==> flow/design.v <==
module ellipse_generator
#(
parameter  int  BITS_RES            = 12,             
parameter  int  BITS_RAD            = BITS_RES - 1,   
parameter  bit  USE_ALTERA_IP       = 0               
)
(
  input logic                        clk,               
  input logic                        reset,             
  input logic                        enable,            
  input logic                        run,               
  input logic         [1:0]          quadrant,          
  input logic                        ellipse_filled,    
  input logic  signed [BITS_RES-1:0] Xc,                
  input logic  signed [BITS_RES-1:0] Yc,                
  input logic  signed [BITS_RES-1:0] Xr,                
  input logic  signed [BITS_RES-1:0] Yr,                
  input logic                        ena_pause,         
  output logic                       busy,              
  output logic signed [BITS_RES:0]   X_coord,           
  output logic signed [BITS_RES:0]   Y_coord,           
  output logic                       pixel_data_rdy,    
  output logic                       ellipse_complete   
);
logic               draw_line ;
logic        [1:0]  quadrant_latch ;     
logic        [3:0]  sub_function ;     
logic               inv ;     
logic               draw_flat ;     
logic               filled ;     
logic signed   [BITS_RES-1:0]   x ;     
logic signed   [BITS_RES-1:0]   y ;     
logic signed   [BITS_RES-1:0]   xcr ;     
logic signed   [BITS_RES-1:0]   ycr ;     
logic signed   [BITS_RES-1:0]   xrr ;     
logic signed   [BITS_RES-1:0]   yrr ;     
logic signed   [BITS_RAD*3+1:0] p ;     
logic signed   [BITS_RAD*3+1:0] px ;     
logic signed   [BITS_RAD*3+1:0] py ;     
logic unsigned [BITS_RAD*2-1:0] rx2 ;     
logic unsigned [BITS_RAD*2-1:0] ry2 ;     
logic unsigned [BITS_RAD*1-1:0] alu_mult_a ;  
logic unsigned [BITS_RAD*2-1:0] alu_mult_b ;  
logic unsigned [BITS_RAD*3-1:0] alu_mult_y     ;  
logic               pixel_data_rdy_int ;     
logic               busy_int ;     
logic               ena_process ;     
logic               freeze ;     
     always_ff @(posedge clk) if (ena_process) alu_mult_y <= alu_mult_a * alu_mult_b ;
always_comb begin
   pixel_data_rdy = pixel_data_rdy_int && !ena_pause ;  
   busy           = busy_int || run ;                   
   ena_process    = enable && !(ena_pause && pixel_data_rdy_int);
end
always_ff @( posedge clk or posedge reset ) begin
   if ( reset ) begin
      draw_line          <= 1'b0  ;
      pixel_data_rdy_int <= 1'b0  ;
      busy_int           <= 1'b0  ;
      ellipse_complete   <= 1'b0  ;
      quadrant_latch     <= 2'b0  ;
      sub_function       <= 4'd0  ;  
      x                  <= 0 ;
      y                  <= 0 ;
      xcr                <= 0 ;
      ycr                <= 0 ;
      xrr                <= 0 ;
      yrr                <= 0 ;
      p                  <= 0 ;
      rx2                <= 0 ;
      ry2                <= 0 ;
      px                 <= 0 ;
      py                 <= 0 ;
      inv                <= 1'b0 ;       
      draw_flat          <= 1'b0 ;
      filled             <= 1'b0 ;
      freeze             <= 1'b0 ;
      X_coord            <= (BITS_RES)'(0);
      Y_coord            <= (BITS_RES)'(0);
      alu_mult_a         <= (BITS_RAD*1)'(0);
      alu_mult_b         <= (BITS_RAD*2)'(0);
   end
   else if ( ena_process  ) begin 
if (!freeze) begin
  if (inv==0) begin
    case ( quadrant_latch )
      4'd0 : begin
             X_coord    <=  xcr + x;
             Y_coord    <=  ycr + y;
             end
      4'd1 : begin
             X_coord    <=  xcr - x;
             Y_coord    <=  ycr + y;
             end
      4'd2 : begin
             X_coord    <=  xcr + x;
             Y_coord    <=  ycr - y;
             end
      4'd3 : begin
             X_coord    <=  xcr - x;
             Y_coord    <=  ycr - y;
             end
      endcase
  end else begin
  case ( quadrant_latch )
      4'd0 : begin
             Y_coord    <=  xcr + x;
             X_coord    <=  ycr + y;
             end
      4'd1 : begin
             Y_coord    <=  xcr + x;
             X_coord    <=  ycr - y;
             end
      4'd2 : begin
             Y_coord    <=  xcr - x;
             X_coord    <=  ycr + y;
             end
      4'd3 : begin
             Y_coord    <=  xcr - x;
             X_coord    <=  ycr - y;
             end
      endcase
  end
end else begin   
  if (((X_coord==xcr)&& !inv) || ((X_coord==ycr)&& inv) )  freeze     <= 1'b0;            
  if (((X_coord>xcr)&& !inv)  || ((X_coord>ycr)&& inv)  )  X_coord    <= X_coord - 1'b1;  
  if (((X_coord<xcr)&& !inv)  || ((X_coord<ycr)&& inv)  )  X_coord    <= X_coord + 1'b1;  
end
casez ( sub_function )
    4'd0 : begin  
      if ( run ) begin   
         quadrant_latch <= quadrant ;  
         if ( ( Xr == 0 ) && ( Yr == 0 ) ) begin  
            x                  <= 0    ;  
            y                  <= 0    ;  
            pixel_data_rdy_int <= 1'b0  ;  
            ellipse_complete   <= 1'b0  ;  
            sub_function       <= 4'd9  ;  
            draw_line          <= 1'b1  ;  
            busy_int           <= 1'b1  ;  
            xcr       <= Xc ;  
            ycr       <= Yc ;
            xrr       <= 0 ;
            yrr       <= 0 ;
            inv       <= 1'b0 ;
            draw_flat <= 1'b0 ;
            freeze    <= 1'b0 ;
         end
         else begin  
            sub_function       <= sub_function + 1'd1  ;  
            draw_line          <= 1'b1  ;  
            busy_int           <= 1'b1  ;  
            pixel_data_rdy_int <= 1'b0  ;  
            ellipse_complete   <= 1'b0  ;  
            xcr       <= Xc ;  
            ycr       <= Yc ;
            xrr       <= Xr ;
            yrr       <= Yr ;
            inv       <= 1'b0 ;
            draw_flat <= 1'b0 ;
            filled    <= ellipse_filled ;
            freeze    <= 1'b0 ;
         end  
      end  
    end  
    4'd1 : begin  
     alu_mult_a[BITS_RAD*1-1:0]          <= xrr[BITS_RAD-1:0] ;
     alu_mult_b[BITS_RAD*1-1:0]          <= xrr[BITS_RAD-1:0] ;
     alu_mult_b[BITS_RAD*2-1:BITS_RAD*1] <= 0     ;
     x                                   <= 0     ;
     y                                   <= yrr   ;
     draw_flat                           <= 1'b0  ;
     p                                   <= 0     ;
     sub_function                        <= sub_function + 1'd1  ;  
    end
    4'd2 : begin  
     alu_mult_a[BITS_RAD*1-1:0]          <= yrr[BITS_RAD-1:0] ;
     alu_mult_b[BITS_RAD*1-1:0]          <= yrr[BITS_RAD-1:0] ;
     alu_mult_b[BITS_RAD*2-1:BITS_RAD*1] <= 0     ;
     sub_function                        <= sub_function + 1'd1  ;  
    end
    4'd3 : begin  
     rx2[BITS_RAD*2-1:0]                <= alu_mult_y[BITS_RAD*2-1:0] ;  
     alu_mult_a[BITS_RAD*1-1:0]          <= yrr[BITS_RAD-1:0] ;
     alu_mult_b[BITS_RAD*2-1:0]          <= alu_mult_y[BITS_RAD*2-1:0] ;
     ry2                                 <= (BITS_RAD*2)'((alu_mult_y[BITS_RAD*2-1:0] + 2) >> 2) ;  
     px                                  <= 0     ;                                  
     sub_function                        <= sub_function + 1'd1  ;                   
    end
    4'd4 : begin  
     px                                 <= px + ry2 ;  
     ry2[BITS_RAD*2-1:0]                <= alu_mult_y[BITS_RAD*2-1:0] ;  
     sub_function                       <= sub_function + 1'd1  ;  
    end
    4'd5 : begin  
     px                                 <= px + ry2 - alu_mult_y[BITS_RAD*3-1:0] ;  
     py                                 <= (alu_mult_y[((BITS_RAD)*3-1):0]) << 1 ;  
     sub_function                       <= sub_function + 1'd1  ;  
    end
    4'd6 : begin  
     p                                  <= px  ;  
     px                                 <= 0;
              if (xrr<2) sub_function   <= sub_function + 2'd2  ;  
              else       sub_function   <= sub_function + 1'd1  ;  
    end
    4'd7 : begin  
  if (!freeze) begin
       if (px <= py) begin   
                     pixel_data_rdy_int <= 1'b1  ;  
		             x                  <= x + 1'd1 ;
		             px                 <= px + (ry2<<1);
                     if (inv && filled) freeze <= 1'b1;    
		             if (p <= 0) begin
	                             p  <= p + ry2 + (px + (ry2<<1)) ;
		                         end else begin
		                         if (!inv && filled)  freeze <= 1'b1;      
                                 y  <= y - 1'd1;
                                 py <= py - (rx2<<1);
                                 p  <= p + ry2 + (px + (ry2<<1)) - (py - (rx2<<1)) ;
                                 end
       end else begin  
          pixel_data_rdy_int <= 1'b0  ;                 
          sub_function       <= sub_function + 1'd1  ;  
       end
   end  
    end  
    4'd8 : begin  
if (!freeze) begin
if (((y<2) || draw_flat) && x <= xrr ) begin  
    draw_flat          <= 1'b1 ;       
    y                  <= 0        ;   
              if (draw_flat) begin               
              pixel_data_rdy_int <= 1'b1  ;      
              x                  <= x + 1'd1 ;   
              end
    end else begin
          if (inv) begin
                   pixel_data_rdy_int <= 1'b0  ;  
                   sub_function       <= 4'd0  ;  
                   inv                <= 1'b0  ;  
                   draw_line          <= 1'b0  ;  
                   ellipse_complete   <= 1'b1  ;
                   busy_int           <= 1'b0  ;  
          end else begin
                   pixel_data_rdy_int <= 1'b0  ;  
                   sub_function       <= 4'd1  ;  
                   inv                <= 1'b1  ;  
                   xcr                <= ycr   ;  
                   ycr                <= xcr   ;
                   xrr                <= yrr   ;  
                   yrr                <= xrr   ;
          end
     end  
    end  
    end  
    4'd9 : begin  
            pixel_data_rdy_int <= 1'b1                 ;  
            sub_function       <= sub_function + 1'd1  ;  
    end
    default : begin                 
    sub_function       <= 4'd0  ;   
    draw_line          <= 1'b0  ;   
    pixel_data_rdy_int <= 1'b0  ;  
    sub_function       <= 4'd0  ;  
    ellipse_complete   <= 1'b1  ;
    busy_int           <= 1'b0  ;  
    end
  endcase  
      if (!draw_line && !run ) begin
         pixel_data_rdy_int <= 1'b0 ;  
         ellipse_complete   <= 1'b0 ;  
         busy_int           <= 1'b0 ;  
      end
   end  
end
endmodule
Memo
Re: synthesis data of ellipse_generator

======== Tool chain data of ellipse_generator ========
Module ellipse_generator before and after one edit of its RTL, step after step.
"unedited" refers to lines of the RTL above, "edited" to lines of the edited file.
"change": "edited" minus "unedited" as printed here. "rel. change": 100 x difference / "unedited".
Operators carry their Yosys type and port widths (W data, S select, Z words).
The mark n/a stands for no value.
design
  top module .............................. ellipse_generator
  clock port .............................. clk
  library ................................. sky130hd
  corner .................................. tt_025C_1v80

======== Diff ========
The edit as a unified diff against the file above.
A script made this edit. It changes what the design does and was not meant as an optimisation.
begin of diff
@@ -214,5 +214,5 @@
 	                             p  <= p + ry2 + (px + (ry2<<1)) ;
 		                         end else begin
-		                         if (!inv && filled)  freeze <= 1'b1;      
+		                         if (!inv || filled)  freeze <= 1'b1;      
                                  y  <= y - 1'd1;
                                  py <= py - (rx2<<1);
end of diff

======== Word level ========
Yosys after proc, flatten, opt, wreduce and memory -nomap, before mapping. Memory bits, and registers merged into a memory's read port (data or address), are not among the register bits. Print and check cells are not counted.
word-level totals
  what                        unedited  edited  change  rel. change (%)
  bits in registers           327       327     0       0.00
  bits of input ports         56        56      0       0.00
  output and inout port bits  29        29      0       0.00
  cells after elaboration     266       266     0       0.00
cells by class
  what                       unedited  edited  change  rel. change (%)
  add/subtract/negate cells  18        18      0       0.00
  multipliers                1         1       0       0.00
  $lt $le $gt $ge            9         9       0       0.00
  eq/ne operators            35        35      0       0.00
  mux-type cells             104       104     0       0.00
  bitwise logic cells        3         3       0       0.00
  reduce/logical cells       69        69      0       0.00
operator list
  kind                 unedited  edited  change  rel. change (%)
  $logic_and A1 B1 Y1  14        13      -1      -7.14
  $logic_or A1 B1 Y1   5         6       +1      +20.00
Unchanged operator kinds not shown: 69.

======== Longest topological paths ========
Yosys ltp: most cells in a row. Word level: on the elaborated netlist, between registers, memories and ports. Mapped: between sequential cells and ports; inverters and the memories' decode and read muxes count.
depth
  what                          unedited  edited  change  rel. change (%)
  word-level depth              11        11      0       0.00
  ABC_AREA                      0         0       n/a     n/a
  depth in mapped cells         33        34      +1      +3.03
  mapped depth without buffers  33        34      +1      +3.03

======== Synthesis result ========
Source: synth_stat.txt of the flow (Yosys; design flattened, memories mapped). It holds for the ABC_AREA given above (unset counts as 0); a run with the other value may have another netlist.
synthesis totals
  what                              unedited  edited    change  rel. change (%)
  cell count                        4,462     4,554     +92     +2.06
  chip area (Yosys) (sq um)         36,904.1  37,198.2  +294.1  +0.80
  area of sequential cells (sq um)  8,323.0   8,323.0   0.0     0.00
  flip-flop cells                   326       326       0       0.00
  buffers                           211       216       +5      +2.37
cell types
  cell type                  unedited  edited  change  rel. change (%)
  sky130_fd_sc_hd__o21ai_0   331       406     +75     +22.66
  sky130_fd_sc_hd__a31oi_1   85        38      -47     -55.29
  sky130_fd_sc_hd__a21oi_1   303       342     +39     +12.87
  sky130_fd_sc_hd__a22oi_1   38        9       -29     -76.32
  sky130_fd_sc_hd__nor3_1    49        70      +21     +42.86
  sky130_fd_sc_hd__clkbuf_1  184       202     +18     +9.78
  sky130_fd_sc_hd__or3_1     9         27      +18     +200.00
  sky130_fd_sc_hd__a221oi_1  31        45      +14     +45.16
  sky130_fd_sc_hd__a21boi_0  7         20      +13     +185.71
  sky130_fd_sc_hd__nand2b_1  51        39      -12     -23.53
  sky130_fd_sc_hd__o211ai_1  17        29      +12     +70.59
  sky130_fd_sc_hd__mux2i_1   13        25      +12     +92.31
  sky130_fd_sc_hd__nand4_1   41        31      -10     -24.39
  sky130_fd_sc_hd__o21ai_1   13        4       -9      -69.23
  sky130_fd_sc_hd__nor2_1    314       306     -8      -2.55
  sky130_fd_sc_hd__buf_2     9         1       -8      -88.89
  sky130_fd_sc_hd__o41ai_1   6         14      +8      +133.33
  sky130_fd_sc_hd__xnor2_1   181       174     -7      -3.87
Unchanged cell types not shown: 17.
Not every row of either side is listed.

======== Worst setup path after synthesis ========
Path of least setup slack by OpenSTA after synthesis, without wires, with an ideal clock, recovery checks aside; 20% of the period is set as input and as output delay. Where synthesis merged equal registers, the netlist keeps one of their names.
timing post-synthesis
  what                               unedited        edited          change  rel. change (%)
  path type                          reg-to-reg      reg-to-reg      n/a     n/a
  start point                        register px[1]  register px[1]  n/a     n/a
  end point                          register p[34]  register p[32]  n/a     n/a
  clock period (ns)                  7.5             7.5             0.0     0.00
  library setup time (ns)            0.095           0.126           +0.031  n/a
  launch time at the first pin (ns)  0.000           0.000           0.000   n/a
  arrival (ns)                       6.505           6.717           +0.212  +3.26
  required time (ns)                 7.405           7.374           -0.031  -0.42
  setup slack (ns)                   0.900           0.658           -0.242  n/a
  delay of the path (ns)             6.600           6.843           +0.243  +3.68
  stages                             34              33              -1      -2.94
  buffers on the path                0               1               +1      n/a
  synthesis period reached (ns)      6.6             6.842           +0.242  +3.67
"delay of the path" = arrival - input delay + setup time.
"stages" counts driving pins, that of a launching flip-flop among them; a cell with two outputs on the path counts twice.
"synthesis period reached" is the clock period less the worst setup slack; recovery checks do not enter. This is arithmetic on one report: input and output delays are still those of the set period (20% each).
Between the ends stands the longest chain of elaborated cells between them, by number of cells; it is not shown to be the way that was timed. Of several equally long chains one is given.
A line is the first line of the expression or statement that the cell stems from. Yosys adds cells for indexed reads and writes and turns some case tables into memories.
At most two assigning lines are given for a register; there are more.
between the ends, post-synthesis, unedited
  cell sequence ........................... sky130_fd_sc_hd__dfrtp_1 -> sky130_fd_sc_hd__ha_1 -> sky130_fd_sc_hd__inv_1 -> sky130_fd_sc_hd__fa_1 -> sky130_fd_sc_hd__nand2b_1 -> sky130_fd_sc_hd__a21oi_1 -> sky130_fd_sc_hd__nor2b_1 -> sky130_fd_sc_hd__a21oi_1 -> sky130_fd_sc_hd__a21o_1 -> sky130_fd_sc_hd__a21oi_1 -> sky130_fd_sc_hd__xnor2_1 -> sky130_fd_sc_hd__fa_1 -> sky130_fd_sc_hd__ha_1 -> sky130_fd_sc_hd__and3_1 -> sky130_fd_sc_hd__o311a_1 -> sky130_fd_sc_hd__a211o_1 -> sky130_fd_sc_hd__a21oi_1 -> sky130_fd_sc_hd__o21bai_1 -> sky130_fd_sc_hd__a21oi_1 -> sky130_fd_sc_hd__o21ai_0 -> sky130_fd_sc_hd__xor2_1 -> sky130_fd_sc_hd__ha_1 -> sky130_fd_sc_hd__a21o_1 -> sky130_fd_sc_hd__a21o_1 -> sky130_fd_sc_hd__a2111oi_0 -> sky130_fd_sc_hd__o21ai_0 -> sky130_fd_sc_hd__a221oi_1 -> sky130_fd_sc_hd__o21a_1 -> sky130_fd_sc_hd__o21ai_0 -> sky130_fd_sc_hd__a21oi_1 -> sky130_fd_sc_hd__xnor3_1 -> sky130_fd_sc_hd__nand2_1 -> sky130_fd_sc_hd__xnor2_1 -> sky130_fd_sc_hd__o31ai_1
  length of the longest elaborated chain .. 7
  elaborated cells between the ends (all ways) .. 10
  those cells by class .................... 3 x add/sub; 1 x compare; 1 x eq/ne; 4 x mux; 1 x reduce/logical
ends and longest elaborated chain, post-synthesis, unedited
  what                line  source
  start: declaration  38    logic signed   [BITS_RAD*3+1:0] px ;
  start: assignment   191   px                                 <= px + ry2 ;
  start: assignment   196   px                                 <= px + ry2 - alu_mult_y[BITS_RAD*3-1:0] ;
  $add A35 B23 Y35    219   p  <= p + ry2 + (px + (ry2<<1)) - (py - (rx2<<1)) ;
  $add A35 B35 Y35    219
  $sub A35 B35 Y35    219
  $mux W35            213   if (p <= 0) begin
  $mux W35            208   if (px <= py) begin
  $mux W35            207   if (!freeze) begin
  $pmux W35 S3        129   casez ( sub_function )
  end: assignment     201   p                                  <= px  ;
  end: assignment     214   p <= p + ry2 + (px + (ry2<<1)) ;
  end: declaration    37    logic signed   [BITS_RAD*3+1:0] p ;
between the ends, post-synthesis, edited
  cell sequence ........................... sky130_fd_sc_hd__dfrtp_1 -> sky130_fd_sc_hd__ha_1 -> sky130_fd_sc_hd__inv_1 -> sky130_fd_sc_hd__fa_1 -> sky130_fd_sc_hd__nor2b_1 -> sky130_fd_sc_hd__o21ai_0 -> sky130_fd_sc_hd__a21boi_0 -> sky130_fd_sc_hd__o211ai_1 -> sky130_fd_sc_hd__a211oi_1 -> sky130_fd_sc_hd__o21ai_0 -> sky130_fd_sc_hd__nand2b_1 -> sky130_fd_sc_hd__a21oi_1 -> sky130_fd_sc_hd__xnor2_1 -> sky130_fd_sc_hd__fa_1 -> sky130_fd_sc_hd__ha_1 -> sky130_fd_sc_hd__clkbuf_1 -> sky130_fd_sc_hd__nand2_1 -> sky130_fd_sc_hd__o41ai_1 -> sky130_fd_sc_hd__o21a_1 -> sky130_fd_sc_hd__nor2_1 -> sky130_fd_sc_hd__o21ai_0 -> sky130_fd_sc_hd__xor2_1 -> sky130_fd_sc_hd__ha_1 -> sky130_fd_sc_hd__and3_1 -> sky130_fd_sc_hd__a31oi_1 -> sky130_fd_sc_hd__o21ai_0 -> sky130_fd_sc_hd__a21o_1 -> sky130_fd_sc_hd__a21o_1 -> sky130_fd_sc_hd__a41oi_1 -> sky130_fd_sc_hd__xnor2_1 -> sky130_fd_sc_hd__mux2_2 -> sky130_fd_sc_hd__a221oi_1 -> sky130_fd_sc_hd__nor2_1
  length of the longest elaborated chain .. 7
  elaborated cells between the ends (all ways) .. 10
  those cells by class .................... 3 x add/sub; 1 x compare; 1 x eq/ne; 4 x mux; 1 x reduce/logical
ends and longest elaborated chain, post-synthesis, edited
  what                line  source
  start: declaration  38    logic signed   [BITS_RAD*3+1:0] px ;
  start: assignment   191   px                                 <= px + ry2 ;
  start: assignment   196   px                                 <= px + ry2 - alu_mult_y[BITS_RAD*3-1:0] ;
  $add A35 B23 Y35    219   p  <= p + ry2 + (px + (ry2<<1)) - (py - (rx2<<1)) ;
  $add A35 B35 Y35    219
  $sub A35 B35 Y35    219
  $mux W35            213   if (p <= 0) begin
  $mux W35            208   if (px <= py) begin
  $mux W35            207   if (!freeze) begin
  $pmux W35 S3        129   casez ( sub_function )
  end: assignment     201   p                                  <= px  ;
  end: assignment     214   p <= p + ry2 + (px + (ry2<<1)) ;
  end: declaration    37    logic signed   [BITS_RAD*3+1:0] p ;

======== Path in the finished layout ========
Path of least setup slack in the final report of each run of set A (OpenROAD, finished layout, wires in). Where an end is a register, its clock arrival counts in the times.
timing after layout
  what                               unedited        edited           change  rel. change (%)
  path type                          reg-to-reg      reg-to-reg       n/a     n/a
  start point                        register px[1]  register ry2[1]  n/a     n/a
  end point                          register p[33]  register p[32]   n/a     n/a
  clock period (ns)                  7.29            7.29             0.00    0.00
  library setup time (ns)            0.11            0.12             +0.01   n/a
  launch time at the first pin (ns)  0.59            0.61             +0.02   +3.39
  arrival (ns)                       7.56            7.41             -0.15   -1.98
  required time (ns)                 7.78            7.79             +0.01   +0.13
  setup slack (ns)                   0.23            0.38             +0.15   n/a
  stages                             31              32               +1      +3.23
  buffers on the path                1               2                +1      +100.00
Between the ends stands the longest chain of elaborated cells between them, by number of cells; it is not shown to be the way that was timed. Of several equally long chains one is given.
At most two assigning lines are given for a register; there are more.
between the ends, after layout, unedited
  cell sequence ........................... sky130_fd_sc_hd__dfrtp_1 -> sky130_fd_sc_hd__ha_2 -> sky130_fd_sc_hd__inv_2 -> sky130_fd_sc_hd__fa_2 -> sky130_fd_sc_hd__nand2b_4 -> sky130_fd_sc_hd__a21oi_2 -> sky130_fd_sc_hd__o211ai_1 -> sky130_fd_sc_hd__a31oi_2 -> sky130_fd_sc_hd__or4_4 -> sky130_fd_sc_hd__a31o_4 -> sky130_fd_sc_hd__a31oi_2 -> sky130_fd_sc_hd__xnor2_1 -> sky130_fd_sc_hd__fa_1 -> sky130_fd_sc_hd__ha_1 -> sky130_fd_sc_hd__a21oi_1 -> sky130_fd_sc_hd__o21ai_0 -> sky130_fd_sc_hd__o41a_1 -> sky130_fd_sc_hd__and2_1 -> sky130_fd_sc_hd__a31o_2 -> sky130_fd_sc_hd__o21ai_1 -> sky130_fd_sc_hd__nand2b_1 -> sky130_fd_sc_hd__xor2_2 -> sky130_fd_sc_hd__ha_4 -> sky130_fd_sc_hd__nand3_1 -> sky130_fd_sc_hd__buf_4 -> sky130_fd_sc_hd__o41ai_4 -> sky130_fd_sc_hd__nand4_1 -> sky130_fd_sc_hd__and4b_1 -> sky130_fd_sc_hd__o41ai_2 -> sky130_fd_sc_hd__nand4_1 -> sky130_fd_sc_hd__o21a_1
  length of the longest elaborated chain .. 7
  elaborated cells between the ends (all ways) .. 10
  those cells by class .................... 3 x add/sub; 1 x compare; 1 x eq/ne; 4 x mux; 1 x reduce/logical
ends and longest elaborated chain, after layout, unedited
  what                line  source
  start: declaration  38    logic signed   [BITS_RAD*3+1:0] px ;
  start: assignment   191   px                                 <= px + ry2 ;
  start: assignment   196   px                                 <= px + ry2 - alu_mult_y[BITS_RAD*3-1:0] ;
  $add A35 B23 Y35    219   p  <= p + ry2 + (px + (ry2<<1)) - (py - (rx2<<1)) ;
  $add A35 B35 Y35    219
  $sub A35 B35 Y35    219
  $mux W35            213   if (p <= 0) begin
  $mux W35            208   if (px <= py) begin
  $mux W35            207   if (!freeze) begin
  $pmux W35 S3        129   casez ( sub_function )
  end: assignment     201   p                                  <= px  ;
  end: assignment     214   p <= p + ry2 + (px + (ry2<<1)) ;
  end: declaration    37    logic signed   [BITS_RAD*3+1:0] p ;
between the ends, after layout, edited
  cell sequence ........................... sky130_fd_sc_hd__dfrtp_1 -> sky130_fd_sc_hd__inv_1 -> sky130_fd_sc_hd__fa_1 -> sky130_fd_sc_hd__nor2b_1 -> sky130_fd_sc_hd__o21ai_1 -> sky130_fd_sc_hd__a21boi_1 -> sky130_fd_sc_hd__buf_4 -> sky130_fd_sc_hd__o211ai_1 -> sky130_fd_sc_hd__a211oi_2 -> sky130_fd_sc_hd__buf_4 -> sky130_fd_sc_hd__nor2_1 -> sky130_fd_sc_hd__xnor2_1 -> sky130_fd_sc_hd__fa_1 -> sky130_fd_sc_hd__ha_1 -> sky130_fd_sc_hd__and3_2 -> sky130_fd_sc_hd__nand2_1 -> sky130_fd_sc_hd__o41ai_4 -> sky130_fd_sc_hd__o21a_1 -> sky130_fd_sc_hd__nor2_1 -> sky130_fd_sc_hd__o21ai_1 -> sky130_fd_sc_hd__xor2_1 -> sky130_fd_sc_hd__ha_1 -> sky130_fd_sc_hd__and3_1 -> sky130_fd_sc_hd__a31oi_1 -> sky130_fd_sc_hd__o21ai_1 -> sky130_fd_sc_hd__a21o_1 -> sky130_fd_sc_hd__a21o_1 -> sky130_fd_sc_hd__a41oi_2 -> sky130_fd_sc_hd__xnor2_1 -> sky130_fd_sc_hd__mux2_2 -> sky130_fd_sc_hd__a221oi_1 -> sky130_fd_sc_hd__nor2_1
  length of the longest elaborated chain .. 7
  elaborated cells between the ends (all ways) .. 8
  those cells by class .................... 4 x add/sub; 4 x mux
ends and longest elaborated chain, after layout, edited
  what                line  source
  start: declaration  41    logic unsigned [BITS_RAD*2-1:0] ry2 ;
  start: assignment   186   ry2                                 <= (BITS_RAD*2)'((alu_mult_y[BITS_RAD*2-1:0] + 2) >> 2) ;
  start: assignment   192   ry2[BITS_RAD*2-1:0]                <= alu_mult_y[BITS_RAD*2-1:0] ;
  $add A35 B22 Y35    219   p  <= p + ry2 + (px + (ry2<<1)) - (py - (rx2<<1)) ;
  $add A35 B35 Y35    219
  $sub A35 B35 Y35    219
  $mux W35            213   if (p <= 0) begin
  $mux W35            208   if (px <= py) begin
  $mux W35            207   if (!freeze) begin
  $pmux W35 S3        129   casez ( sub_function )
  end: assignment     201   p                                  <= px  ;
  end: assignment     214   p <= p + ry2 + (px + (ry2<<1)) ;
  end: declaration    37    logic signed   [BITS_RAD*3+1:0] p ;

======== Flow runs ========
Both versions went through the flow (Yosys, OpenROAD) with the same settings in each pair. Constraints: input delay and output delay 20% of the set period each, output load 0.01 pF.
flow settings, set A
  CORE_UTILIZATION ........................ 40
  period_ns ............................... 7.29
  CAP_MARGIN .............................. 20
  CORE_MARGIN ............................. 2
  SLEW_MARGIN ............................. 20
results, set A
  what                                     unedited  edited    change  rel. change (%)
  Yosys chip area after synthesis (sq um)  36,904.1  37,198.2  +294.1  +0.80
  area inside the die boundary (sq um)     94,707.0  95,450.1  +743.1  +0.78
  standard-cell area after layout (sq um)  40,900.5  41,273.3  +372.8  +0.91
  utilization of the finished layout (%)   44.7      44.9      +0.2    n/a
  lowest setup slack (ns)                  0.226     0.385     +0.159  n/a
  final setup TNS (ns)                     0.000     0.000     0.000   n/a
  worst hold slack after layout (ns)       0.480     0.486     +0.006  n/a
flow settings, set B
  ABC_AREA ................................ 0
  CAP_MARGIN .............................. 0
  CELL_PAD_IN_SITES_GLOBAL_PLACEMENT ...... 0
  CORE_MARGIN ............................. 7
  CORE_UTILIZATION ........................ 62
  CTS_CLUSTER_DIAMETER .................... 41
  GPL_TIMING_DRIVEN ....................... 1
  MAX_ROUTING_LAYER ....................... met5
  MIN_ROUTING_LAYER ....................... met1
  PLACE_DENSITY_LB_ADDON .................. 0.03
  SLEW_MARGIN ............................. 15
  period_ns ............................... 8.0
results, set B
  what                                     unedited  edited    change  rel. change (%)
  Yosys chip area after synthesis (sq um)  36,904.1  37,198.2  +294.1  +0.80
  area inside the die boundary (sq um)     66,548.5  67,049.9  +501.4  +0.75
  standard-cell area after layout (sq um)  40,620.2  40,964.3  +344.1  +0.85
  utilization of the finished layout (%)   69.0      69.3      +0.3    n/a
  lowest setup slack (ns)                  0.435     0.359     -0.076  n/a
  final setup TNS (ns)                     0.000     0.000     0.000   n/a
  worst hold slack after layout (ns)       0.475     0.479     +0.004  n/a
